==> flow/design.v <==
module data_syn(
    input logic clk_i,
    input logic rst_n_i,
    input logic data_i,
    output logic data_o
);
logic data_a, data_b;
assign data_o = data_b;
always_ff @(posedge clk_i or negedge rst_n_i)
begin
    if (!rst_n_i) begin
        data_a <= 1'b0;
        data_b <= 1'b0;
    end else begin
        data_a <= data_i;
        data_b <= data_a;
    end
end
endmodule
module edge2en(
    input logic clk_i,
    input logic rst_n_i,
    input logic data_i,
    output logic pos_edge_o,
    output logic neg_edge_o,
    output logic any_edge_o
);
logic data_a, data_b;
assign pos_edge_o = ~data_b & data_a;
assign neg_edge_o = ~data_a & data_b;
assign any_edge_o =  data_a ^ data_b;
always_ff @(posedge clk_i or negedge rst_n_i)
begin
    if (!rst_n_i) begin
        data_a <= 1'b0;
        data_b <= 1'b0;
    end else begin
        data_a <= data_i;
        data_b <= data_a;
    end
end
endmodule
module startup #(
    parameter int W = 32
) (
    input logic clk_i,
    input logic rst_n_i,
    input logic  [4:0] gate_sync_i,
    input logic [W-1:0] gate_shift_i,
    output logic [4:0] gate_en_o
);
logic  [4:0] gate_en;
logic [W-1:0] gate_cnt;
logic        gate_next;
logic        gate_done;
assign gate_en_o = gate_en;
edge2en gate_next_en(
    .clk_i(clk_i),
    .rst_n_i(rst_n_i),
    .data_i(gate_done & (gate_en == gate_sync_i)),
    .pos_edge_o(gate_next)
);
always_ff @(posedge clk_i or negedge rst_n_i)
begin
    if (!rst_n_i) begin
        gate_en   <= 5'b00000;
        gate_cnt  <= {W{1'b0}};
        gate_done <= 1'b0;
    end else begin
        gate_en   <= gate_next ? {gate_en[3:0], (gate_sync_i != 5'b01111)} : gate_en;
        gate_cnt  <= gate_next ? {W{1'b0}} : gate_cnt + 1'b1;
        gate_done <= gate_next ? 1'b0 : (gate_cnt == gate_shift_i) ? 1'b1 : gate_done;
    end
end
endmodule
module measure #(
    parameter int W = 32
) (
    input logic clk_i,
    input logic rst_n_i,
    input logic sig_clk_i,
    input logic        gate_en_i,
    input logic [W-1:0] gate_total_i,
    output logic        reg_wr_en_o,
    output logic [2*W-1:0] reg_wr_data_o,
    output logic gate_sync_o
);
logic sig_clk_s;
logic sig_clk_p;
logic gate_sync;
logic gate_sync_n;
logic        gate_en;
logic [W-1:0] gate_cnt;
logic [W-1:0] sig_clk_cnt;
logic [W-1:0] ref_clk_cnt;
logic        reg_wr_en;
logic [2*W-1:0] reg_wr_data;
assign reg_wr_en_o   = reg_wr_en;
assign reg_wr_data_o = reg_wr_data;
assign gate_sync_o = gate_sync;
data_syn sig_clk_syn(
    .clk_i(clk_i),
    .rst_n_i(rst_n_i),
    .data_i(sig_clk_i),
    .data_o(sig_clk_s)
);
edge2en sig_clk_en(
    .clk_i(clk_i),
    .rst_n_i(rst_n_i),
    .data_i(sig_clk_s),
    .pos_edge_o(sig_clk_p)
);
edge2en gate_sync_en(
    .clk_i(clk_i),
    .rst_n_i(rst_n_i),
    .data_i(gate_sync),
    .neg_edge_o(gate_sync_n)
);
always_ff @(posedge clk_i or negedge rst_n_i)
begin
    if (!rst_n_i) begin
        gate_en  <= 1'b0;
        gate_cnt <= {W{1'b0}};
        gate_sync <= 1'b0;
        sig_clk_cnt <= {W{1'b0}};
        ref_clk_cnt <= {W{1'b0}};
        reg_wr_en   <= 1'b0;
        reg_wr_data <= {(2*W){1'b0}};
    end else begin
        if (gate_sync) begin
            gate_en  <= (gate_cnt == gate_total_i) ? 1'b0 : gate_en;
            gate_cnt <= (gate_cnt == gate_total_i) ? {W{1'b0}} : gate_cnt + 1'b1;
            gate_sync <= (sig_clk_p & ~gate_en) ? 1'b0 : gate_sync;
            sig_clk_cnt <= sig_clk_p ? sig_clk_cnt + 1'b1 : sig_clk_cnt;
            ref_clk_cnt <= ref_clk_cnt + 1'b1;
        end else begin
            gate_en  <= gate_en_i;
            gate_cnt <= {W{1'b0}};
            gate_sync <= (sig_clk_p & gate_en) ? 1'b1 : gate_sync;
            sig_clk_cnt <= reg_wr_en ? {W{1'b0}} : sig_clk_cnt;
            ref_clk_cnt <= reg_wr_en ? {W{1'b0}} : ref_clk_cnt;
        end
        reg_wr_en   <= gate_sync_n;
        reg_wr_data <= gate_sync_n ? {ref_clk_cnt, sig_clk_cnt} : reg_wr_data;
    end
end
endmodule
`timescale 1ns / 1ps
module axi_dfm_v1_0(
    input logic s_axi_aclk,
    input logic s_axi_aresetn,
    input  logic [31:0] s_axi_awaddr,
    input  logic        s_axi_awvalid,
    output logic        s_axi_awready,
    input  logic [31:0] s_axi_wdata,
    input  logic        s_axi_wvalid,
    output logic        s_axi_wready,
    output logic s_axi_bvalid,
    input  logic s_axi_bready,
    input  logic [31:0] s_axi_araddr,
    input  logic        s_axi_arvalid,
    output logic        s_axi_arready,
    output logic [31:0] s_axi_rdata,
    output logic        s_axi_rvalid,
    input  logic        s_axi_rready,
    input  logic signal_in,
    output logic signal_done
);
localparam int W = 16;
logic [4:0] gate_en;
logic [4:0] gate_sync;
logic [W-1:0] gate_shift;
logic [W-1:0] gate_total;
logic     [4:0] raw_wr_en;
logic [2*W-1:0] raw_wr_data[5];
logic           reg_wr_en;
logic [2*W-1:0] reg_wr_data;
logic [2*W-1:0] reg_rd_data;
assign s_axi_awready = s_axi_aresetn && s_axi_awvalid && (!s_axi_bvalid || s_axi_bready);
assign s_axi_wready  = s_axi_aresetn && s_axi_wvalid  && (!s_axi_bvalid || s_axi_bready);
assign s_axi_arready = s_axi_aresetn && s_axi_arvalid && (!s_axi_rvalid || s_axi_rready);
assign signal_done = reg_wr_en;
always_ff @(posedge s_axi_aclk or negedge s_axi_aresetn)
begin
    if (!s_axi_aresetn) begin
        gate_shift <= {W{1'b0}};
        gate_total <= {W{1'b0}};
        reg_rd_data <= {(2*W){1'b0}};
        s_axi_bvalid <= 1'b0;
        s_axi_rvalid <= 1'b0;
        s_axi_rdata <= 32'h0000_0000;
    end else begin
        if (s_axi_awready) begin
            case (s_axi_awaddr[7:0])
                8'h00:
                    gate_shift <= s_axi_wdata[W-1:0];
                8'h04:
                    gate_total <= s_axi_wdata[W-1:0];
                default:
                    reg_rd_data <= reg_wr_data;
            endcase
        end
        if (s_axi_arready) begin
            case (s_axi_araddr[7:0])
                8'h00:
                    s_axi_rdata <= {{(32-W){1'b0}}, gate_shift};
                8'h04:
                    s_axi_rdata <= {{(32-W){1'b0}}, gate_total};
                8'h08:
                    s_axi_rdata <= {{(32-W){1'b0}}, reg_rd_data[W-1:0]};
                8'h0C:
                    s_axi_rdata <= {{(32-W){1'b0}}, reg_rd_data[2*W-1:W]};
                default:
                    s_axi_rdata <= 32'h0000_0000;
            endcase
        end
        s_axi_bvalid <= (s_axi_bvalid & ~s_axi_bready) | s_axi_awready;
        s_axi_rvalid <= (s_axi_rvalid & ~s_axi_rready) | s_axi_arready;
    end
end
startup #(.W(W)) startup(
    .clk_i(s_axi_aclk),
    .rst_n_i(s_axi_aresetn),
    .gate_sync_i(gate_sync),
    .gate_shift_i(gate_shift),
    .gate_en_o(gate_en)
);
genvar i;
generate
    for (i = 0; i < 5; i = i + 1) begin: measure_block
        measure #(.W(W)) measure(
            .clk_i(s_axi_aclk),
            .rst_n_i(s_axi_aresetn),
            .sig_clk_i(signal_in),
            .gate_en_i(gate_en[i]),
            .gate_total_i(gate_total),
            .reg_wr_en_o(raw_wr_en[i]),
            .reg_wr_data_o(raw_wr_data[i]),
            .gate_sync_o(gate_sync[i])
        );
    end
endgenerate
always_ff @(posedge s_axi_aclk or negedge s_axi_aresetn)
begin
    if (!s_axi_aresetn) begin
        reg_wr_en   <= 1'b0;
        reg_wr_data <= {(2*W){1'b0}};
    end else begin
        reg_wr_en <= raw_wr_en[0] | raw_wr_en[1] | raw_wr_en[2] | raw_wr_en[3] | raw_wr_en[4];
        case (raw_wr_en)
            5'b00001:
                reg_wr_data <= raw_wr_data[0];
            5'b00010:
                reg_wr_data <= raw_wr_data[1];
            5'b00100:
                reg_wr_data <= raw_wr_data[2];
            5'b01000:
                reg_wr_data <= raw_wr_data[3];
            5'b10000:
                reg_wr_data <= raw_wr_data[4];
            default:
                reg_wr_data <= reg_wr_data;
        endcase
    end
end
endmodule
=== From RTL to reports: axi_dfm_v1_0 ===
Tool output for the design above before and after an edit, in the order of the flow.
Lines under "original" count in the file above, lines under "edited" in the edited file.
"change" is "edited" less "original", of the values as shown; "rel. change" is that difference over "original", in percent.
Cell names lack the library's common part.
Not given: n/a

* Design top: axi_dfm_v1_0
* Clock: s_axi_aclk
* Cell library: sky130hd
* Library corner: tt_025C_1v80

=== The edit ===
The edit as a unified diff against the file above.
The edit is scripted: it alters the design's behaviour and was not made to optimise anything.

<pre>
@@ -10,11 +10,10 @@
 begin
     if (!rst_n_i) begin
-        data_a <= 1'b0;
         data_b <= 1'b0;
     end else begin
-        data_a <= data_i;
         data_b <= data_a;
     end
 end
+always_comb data_a = data_i;
 endmodule
 module edge2en(
</pre>

=== After elaboration ===
Counts by Yosys on the flattened word-level netlist (proc, flatten, opt, wreduce). Print and check cells are left out. Cells with the same type and inputs are merged into one.

{| class="wikitable"
|+ Bit counts
! what !! original !! edited !! change !! rel. change (%)
|-
| register bits || 584 || 583 || -1 || -0.17
|-
| input port bits || 104 || 104 || 0 || 0.00
|-
| output and inout bits || 38 || 38 || 0 || 0.00
|-
| word-level cells || 234 || 233 || -1 || -0.43
|}

{| class="wikitable"
|+ Cells by class
! what !! original !! edited !! change !! rel. change (%)
|-
| $add $sub $neg || 16 || 16 || 0 || 0.00
|-
| eq/ne operators || 27 || 27 || 0 || 0.00
|-
| multiplexer cells || 60 || 60 || 0 || 0.00
|-
| bitwise operators || 41 || 41 || 0 || 0.00
|-
| reductions and logical operators || 28 || 28 || 0 || 0.00
|}

{| class="wikitable"
|+ Operators with widths
! cell !! original !! edited !! change !! rel. change (%)
|-
| != test 2 bit (second input constant) || 8 || 7 || -1 || -12.50
|-
| != test 2 x 1 -> 1 bit (second input constant) || 2 || 3 || +1 || +50.00
|}

Unchanged operator kinds not shown: 26.

=== Depth ===
Longest topological path by Yosys (ltp), each cell counted once; first at word level (registers and memories cut), then after technology mapping (sequential cells cut; the memories' decode and read muxes count).

{| class="wikitable"
|+ Depth
! what !! original !! edited !! change !! rel. change (%)
|-
| word-level depth || 5 || 5 || 0 || 0.00
|-
| ABC_AREA || 0 || 0 || n/a || n/a
|-
| gate-level depth with buffers || 8 || 7 || -1 || -12.50
|-
| depth with buffers taken out || 5 || 6 || +1 || +20.00
|}

=== After synthesis ===
The flow's flattened synthesis, as Yosys stat reports it; memories are mapped. The netlist is that of the ABC_AREA named above (0 if unset); the other value can give another one.

{| class="wikitable"
|+ Synthesis totals
! what !! original !! edited !! change !! rel. change (%)
|-
| standard cells after synthesis || 2,497 || 2,285 || -212 || -8.49
|-
| cell area after synthesis (um^2) || 26,958.4 || 26,027.5 || -930.9 || -3.45
|-
| sequential area (um^2) || 14,213.6 || 14,188.6 || -25.0 || -0.18
|-
| flip-flops || 568 || 567 || -1 || -0.18
|-
| buffer cells || 157 || 135 || -22 || -14.01
|}

{| class="wikitable"
|+ Cells by type
! cell type !! original !! edited !! change !! rel. change (%)
|-
| inv_1 || 96 || 31 || -65 || -67.71
|-
| mux2i_1 || 71 || 11 || -60 || -84.51
|-
| nand3_1 || 87 || 144 || +57 || +65.52
|-
| o21ai_0 || 169 || 116 || -53 || -31.36
|-
| nor2_1 || 133 || 182 || +49 || +36.84
|-
| and3_1 || 75 || 30 || -45 || -60.00
|-
| mux2_2 || 187 || 228 || +41 || +21.93
|-
| xor2_1 || 71 || 108 || +37 || +52.11
|-
| nor3_1 || 60 || 23 || -37 || -61.67
|-
| a21oi_1 || 70 || 37 || -33 || -47.14
|-
| or3_1 || 53 || 22 || -31 || -58.49
|-
| nor4_1 || 44 || 13 || -31 || -70.45
|-
| clkbuf_1 || 114 || 89 || -25 || -21.93
|-
| nand2_1 || 201 || 178 || -23 || -11.44
|-
| a22oi_1 || 9 || 32 || +23 || +255.56
|-
| a222oi_1 || 9 || 28 || +19 || +211.11
|-
| or4_1 || 13 || 2 || -11 || -84.62
|-
| o211ai_1 || 16 || 8 || -8 || -50.00
|}

Unchanged cell types not shown: 11.
Not every row of either side is listed.
The figures by module come from a second, unflattened synthesis with its own total; it is not the netlist above.

{| class="wikitable"
|+ Unflattened totals
! what !! original !! edited !! change !! rel. change (%)
|-
| cells (unflattened synthesis) || 2,395 || 2,390 || -5 || -0.21
|-
| area total of the unflattened synthesis (um^2) || 27,596.5 || 27,471.3 || -125.2 || -0.45
|}

Rows give one instance, submodules left out.

{| class="wikitable"
|+ Modules, original
! module !! times used !! cells !! area (um^2) !! seq. area (um^2)
|-
| measure (W=16) || 5 || 344 || 3,875.0 || 2,077.0
|-
| axi_dfm_v1_0 || 1 || 470 || 5,801.8 || 2,877.8
|-
| startup (W=16) || 1 || 118 || 1,219.9 || 550.5
|-
| edge2en || 11 || 7 || 86.3 || 50.0
|-
| data_syn || 5 || 2 || 50.0 || 50.0
|}

{| class="wikitable"
|+ Modules, edited
! module !! times used !! cells !! area (um^2) !! seq. area (um^2)
|-
| measure (W=16) || 5 || 344 || 3,875.0 || 2,077.0
|-
| axi_dfm_v1_0 || 1 || 470 || 5,801.8 || 2,877.8
|-
| startup (W=16) || 1 || 118 || 1,219.9 || 550.5
|-
| edge2en || 11 || 7 || 86.3 || 50.0
|-
| data_syn || 5 || 1 || 25.0 || 25.0
|}

=== Path before layout ===
Path of least setup slack by OpenSTA after synthesis, without wires, with an ideal clock, recovery checks aside; 20% of the period is set as input and as output delay. Where synthesis merged equal registers, the netlist keeps one of their names.

{| class="wikitable"
|+ Path post-synthesis
! what !! original !! edited !! change !! rel. change (%)
|-
| kind || in2out || in2out || n/a || n/a
|-
| start point || input port s_axi_rready || input port s_axi_rready || n/a || n/a
|-
| end point || output port s_axi_arready || output port s_axi_arready || n/a || n/a
|-
| clock period (ns) || 5.0 || 5.0 || 0.0 || 0.00
|-
| external input delay (ns) || 1.000 || 1.000 || 0.000 || 0.00
|-
| output delay (ns) || 1.000 || 1.000 || 0.000 || 0.00
|-
| time at the first pin (ns) || 1.000 || 1.000 || 0.000 || 0.00
|-
| data arrival time (ns) || 1.777 || 1.777 || 0.000 || 0.00
|-
| required time (ns) || 4.000 || 4.000 || 0.000 || 0.00
|-
| slack (ns) || 2.223 || 2.223 || 0.000 || n/a
|-
| path delay (ns) || 0.777 || 0.777 || 0.000 || 0.00
|-
| stages on the path || 4 || 4 || 0 || 0.00
|-
| path buffers || 1 || 1 || 0 || 0.00
|-
| period reached after synthesis (ns) || 2.777 || 2.777 || 0.000 || 0.00
|}

"path delay" = arrival - input delay + setup time.
A path that ends at an output port has no setup time.
"stages on the path" counts driving pins, that of a launching flip-flop among them; a cell with two outputs on the path counts twice.
"period reached after synthesis" = period - worst setup slack (recovery checks aside). The figure is calculated, with input and output delays left at 20% of the set period.
The rows between start and end are the longest chain of elaborated cells between them; the timing report does not say that the signal goes this way. Where chains are equally long, one stands for them.
Each line given opens the expression or statement behind the cell; cells for indexed reads and writes are added by Yosys, which also makes memories of some case tables.

Between the ends, post-synthesis, original:
* Cell sequence: nand2b_1 > nand3_1 > clkbuf_1 > inv_1
* Length of the longest elaborated chain: 2
* Elaborated cells between the ends (all ways): 2
* RTL lines with such cells: 1
* Those cells by class: reduce/logical (2)

{| class="wikitable"
|+ Ends and longest elaborated chain, post-synthesis, original
! what !! line !! RTL
|-
| from (decl) || 165 || <nowiki>input  logic        s_axi_rready,</nowiki>
|-
| logical OR 1 bit || 181 || <nowiki>assign s_axi_arready = s_axi_aresetn && s_axi_arvalid && (!s_axi_rvalid || s_axi_rready);</nowiki>
|-
| logical AND 1 bit || 181 ||
|-
| to (decl) || 162 || <nowiki>output logic        s_axi_arready,</nowiki>
|}

Between the ends, post-synthesis, edited:
* Cell sequence: nand2b_1 > nand3_1 > clkbuf_1 > inv_1
* Length of the longest elaborated chain: 2
* Elaborated cells between the ends (all ways): 2
* RTL lines with such cells: 1
* Those cells by class: reduce/logical (2)

{| class="wikitable"
|+ Ends and longest elaborated chain, post-synthesis, edited
! what !! line !! RTL
|-
| from (decl) || 164 || <nowiki>input  logic        s_axi_rready,</nowiki>
|-
| logical OR 1 bit || 180 || <nowiki>assign s_axi_arready = s_axi_aresetn && s_axi_arvalid && (!s_axi_rvalid || s_axi_rready);</nowiki>
|-
| logical AND 1 bit || 180 ||
|-
| to (decl) || 161 || <nowiki>output logic        s_axi_arready,</nowiki>
|}

=== Worst path after layout ===
Path of least setup slack in the final report of each run of pair A (OpenROAD, finished layout, wires in). Where an end is a register, its clock arrival counts in the times.

{| class="wikitable"
|+ Path post-layout
! what !! original !! edited !! change !! rel. change (%)
|-
| kind || in2out || in2out || n/a || n/a
|-
| start point || input port s_axi_aresetn || input port s_axi_aresetn || n/a || n/a
|-
| end point || output port s_axi_awready || output port s_axi_awready || n/a || n/a
|-
| clock period (ns) || 3.55 || 3.55 || 0.00 || 0.00
|-
| external input delay (ns) || 0.71 || 0.71 || 0.00 || 0.00
|-
| output delay (ns) || 0.71 || 0.71 || 0.00 || 0.00
|-
| time at the first pin (ns) || 0.71 || 0.71 || 0.00 || 0.00
|-
| data arrival time (ns) || 2.42 || 2.55 || +0.13 || +5.37
|-
| required time (ns) || 2.84 || 2.84 || 0.00 || 0.00
|-
| slack (ns) || 0.42 || 0.29 || -0.13 || n/a
|-
| stages on the path || 5 || 5 || 0 || 0.00
|-
| path buffers || 3 || 3 || 0 || 0.00
|}

The rows between start and end are the longest chain of elaborated cells between them; the timing report does not say that the signal goes this way. Where chains are equally long, one stands for them.

Between the ends, post-layout, original:
* Cell sequence: dlygate4sd3_1 > buf_8 > nand3_1 > inv_1 > clkdlybuf4s50_1
* Length of the longest elaborated chain: 2
* Elaborated cells between the ends (all ways): 2
* RTL lines with such cells: 1
* Those cells by class: reduce/logical (2)

{| class="wikitable"
|+ Ends and longest elaborated chain, post-layout, original
! what !! line !! RTL
|-
| from (decl) || 151 || <nowiki>input logic s_axi_aresetn,</nowiki>
|-
| logical AND 1 bit x2 || 179 || <nowiki>assign s_axi_awready = s_axi_aresetn && s_axi_awvalid && (!s_axi_bvalid || s_axi_bready);</nowiki>
|-
| to (decl) || 154 || <nowiki>output logic        s_axi_awready,</nowiki>
|}

Between the ends, post-layout, edited:
* Cell sequence: dlygate4sd3_1 > buf_8 > nand2_1 > and2b_1 > clkdlybuf4s50_1
* Length of the longest elaborated chain: 2
* Elaborated cells between the ends (all ways): 2
* RTL lines with such cells: 1
* Those cells by class: reduce/logical (2)

{| class="wikitable"
|+ Ends and longest elaborated chain, post-layout, edited
! what !! line !! RTL
|-
| from (decl) || 150 || <nowiki>input logic s_axi_aresetn,</nowiki>
|-
| logical AND 1 bit x2 || 178 || <nowiki>assign s_axi_awready = s_axi_aresetn && s_axi_awvalid && (!s_axi_bvalid || s_axi_bready);</nowiki>
|-
| to (decl) || 153 || <nowiki>output logic        s_axi_awready,</nowiki>
|}

=== Measured runs ===
Runs of the flow (Yosys, OpenROAD) on both versions; the two runs of a pair have the same settings. The constraints put input and output delay at 20% of the set period each and load the outputs with 0.01 pF.

Flow settings, pair A:
* CORE_UTILIZATION: 40
* PLACE_DENSITY: 0.6
* period_ns: 3.55
* CAP_MARGIN: 20
* CORE_MARGIN: 2
* SLEW_MARGIN: 20

{| class="wikitable"
|+ Measured results, pair A
! what !! original !! edited !! change !! rel. change (%)
|-
| cell area after synthesis (um^2) || 26,958.4 || 26,027.5 || -930.9 || -3.45
|-
| total die area (um^2) || 69,487.6 || 67,125.0 || -2,362.6 || -3.40
|-
| standard-cell area of the final layout (um^2) || 30,757.0 || 29,635.9 || -1,121.1 || -3.65
|-
| final utilization (%) || 46.0 || 46.1 || +0.1 || n/a
|-
| setup slack of the critical path (ns) || 0.418 || 0.293 || -0.125 || n/a
|-
| sum of negative setup slack (ns) || 0.000 || 0.000 || 0.000 || n/a
|-
| period achieved (ns) || 3.132 || 3.257 || +0.125 || +3.99
|}

Flow settings, pair B:
* CORE_UTILIZATION: 29
* CTS_CLUSTER_DIAMETER: 246
* HOLD_SLACK_MARGIN: 0.09
* MAX_ROUTING_LAYER: met5
* SETUP_SLACK_MARGIN: 1.04
* TNS_END_PERCENT: 30
* period_ns: 4.53
* CAP_MARGIN: 20
* CORE_MARGIN: 2
* SLEW_MARGIN: 20

{| class="wikitable"
|+ Measured results, pair B
! what !! original !! edited !! change !! rel. change (%)
|-
| cell area after synthesis (um^2) || 26,958.4 || 26,027.5 || -930.9 || -3.45
|-
| total die area (um^2) || 95,416.1 || 92,160.8 || -3,255.3 || -3.41
|-
| standard-cell area of the final layout (um^2) || 31,067.3 || 29,918.7 || -1,148.6 || -3.70
|-
| final utilization (%) || 33.8 || 33.8 || 0.0 || n/a
|-
| setup slack of the critical path (ns) || 1.198 || 1.375 || +0.177 || n/a
|-
| sum of negative setup slack (ns) || 0.000 || 0.000 || 0.000 || n/a
|-
| period achieved (ns) || 3.332 || 3.155 || -0.177 || -5.31
|}

"period achieved" is the run's clock period less its worst setup slack. It is reckoned from that one timing run; input and output delays stay at 20% of the period that was set.
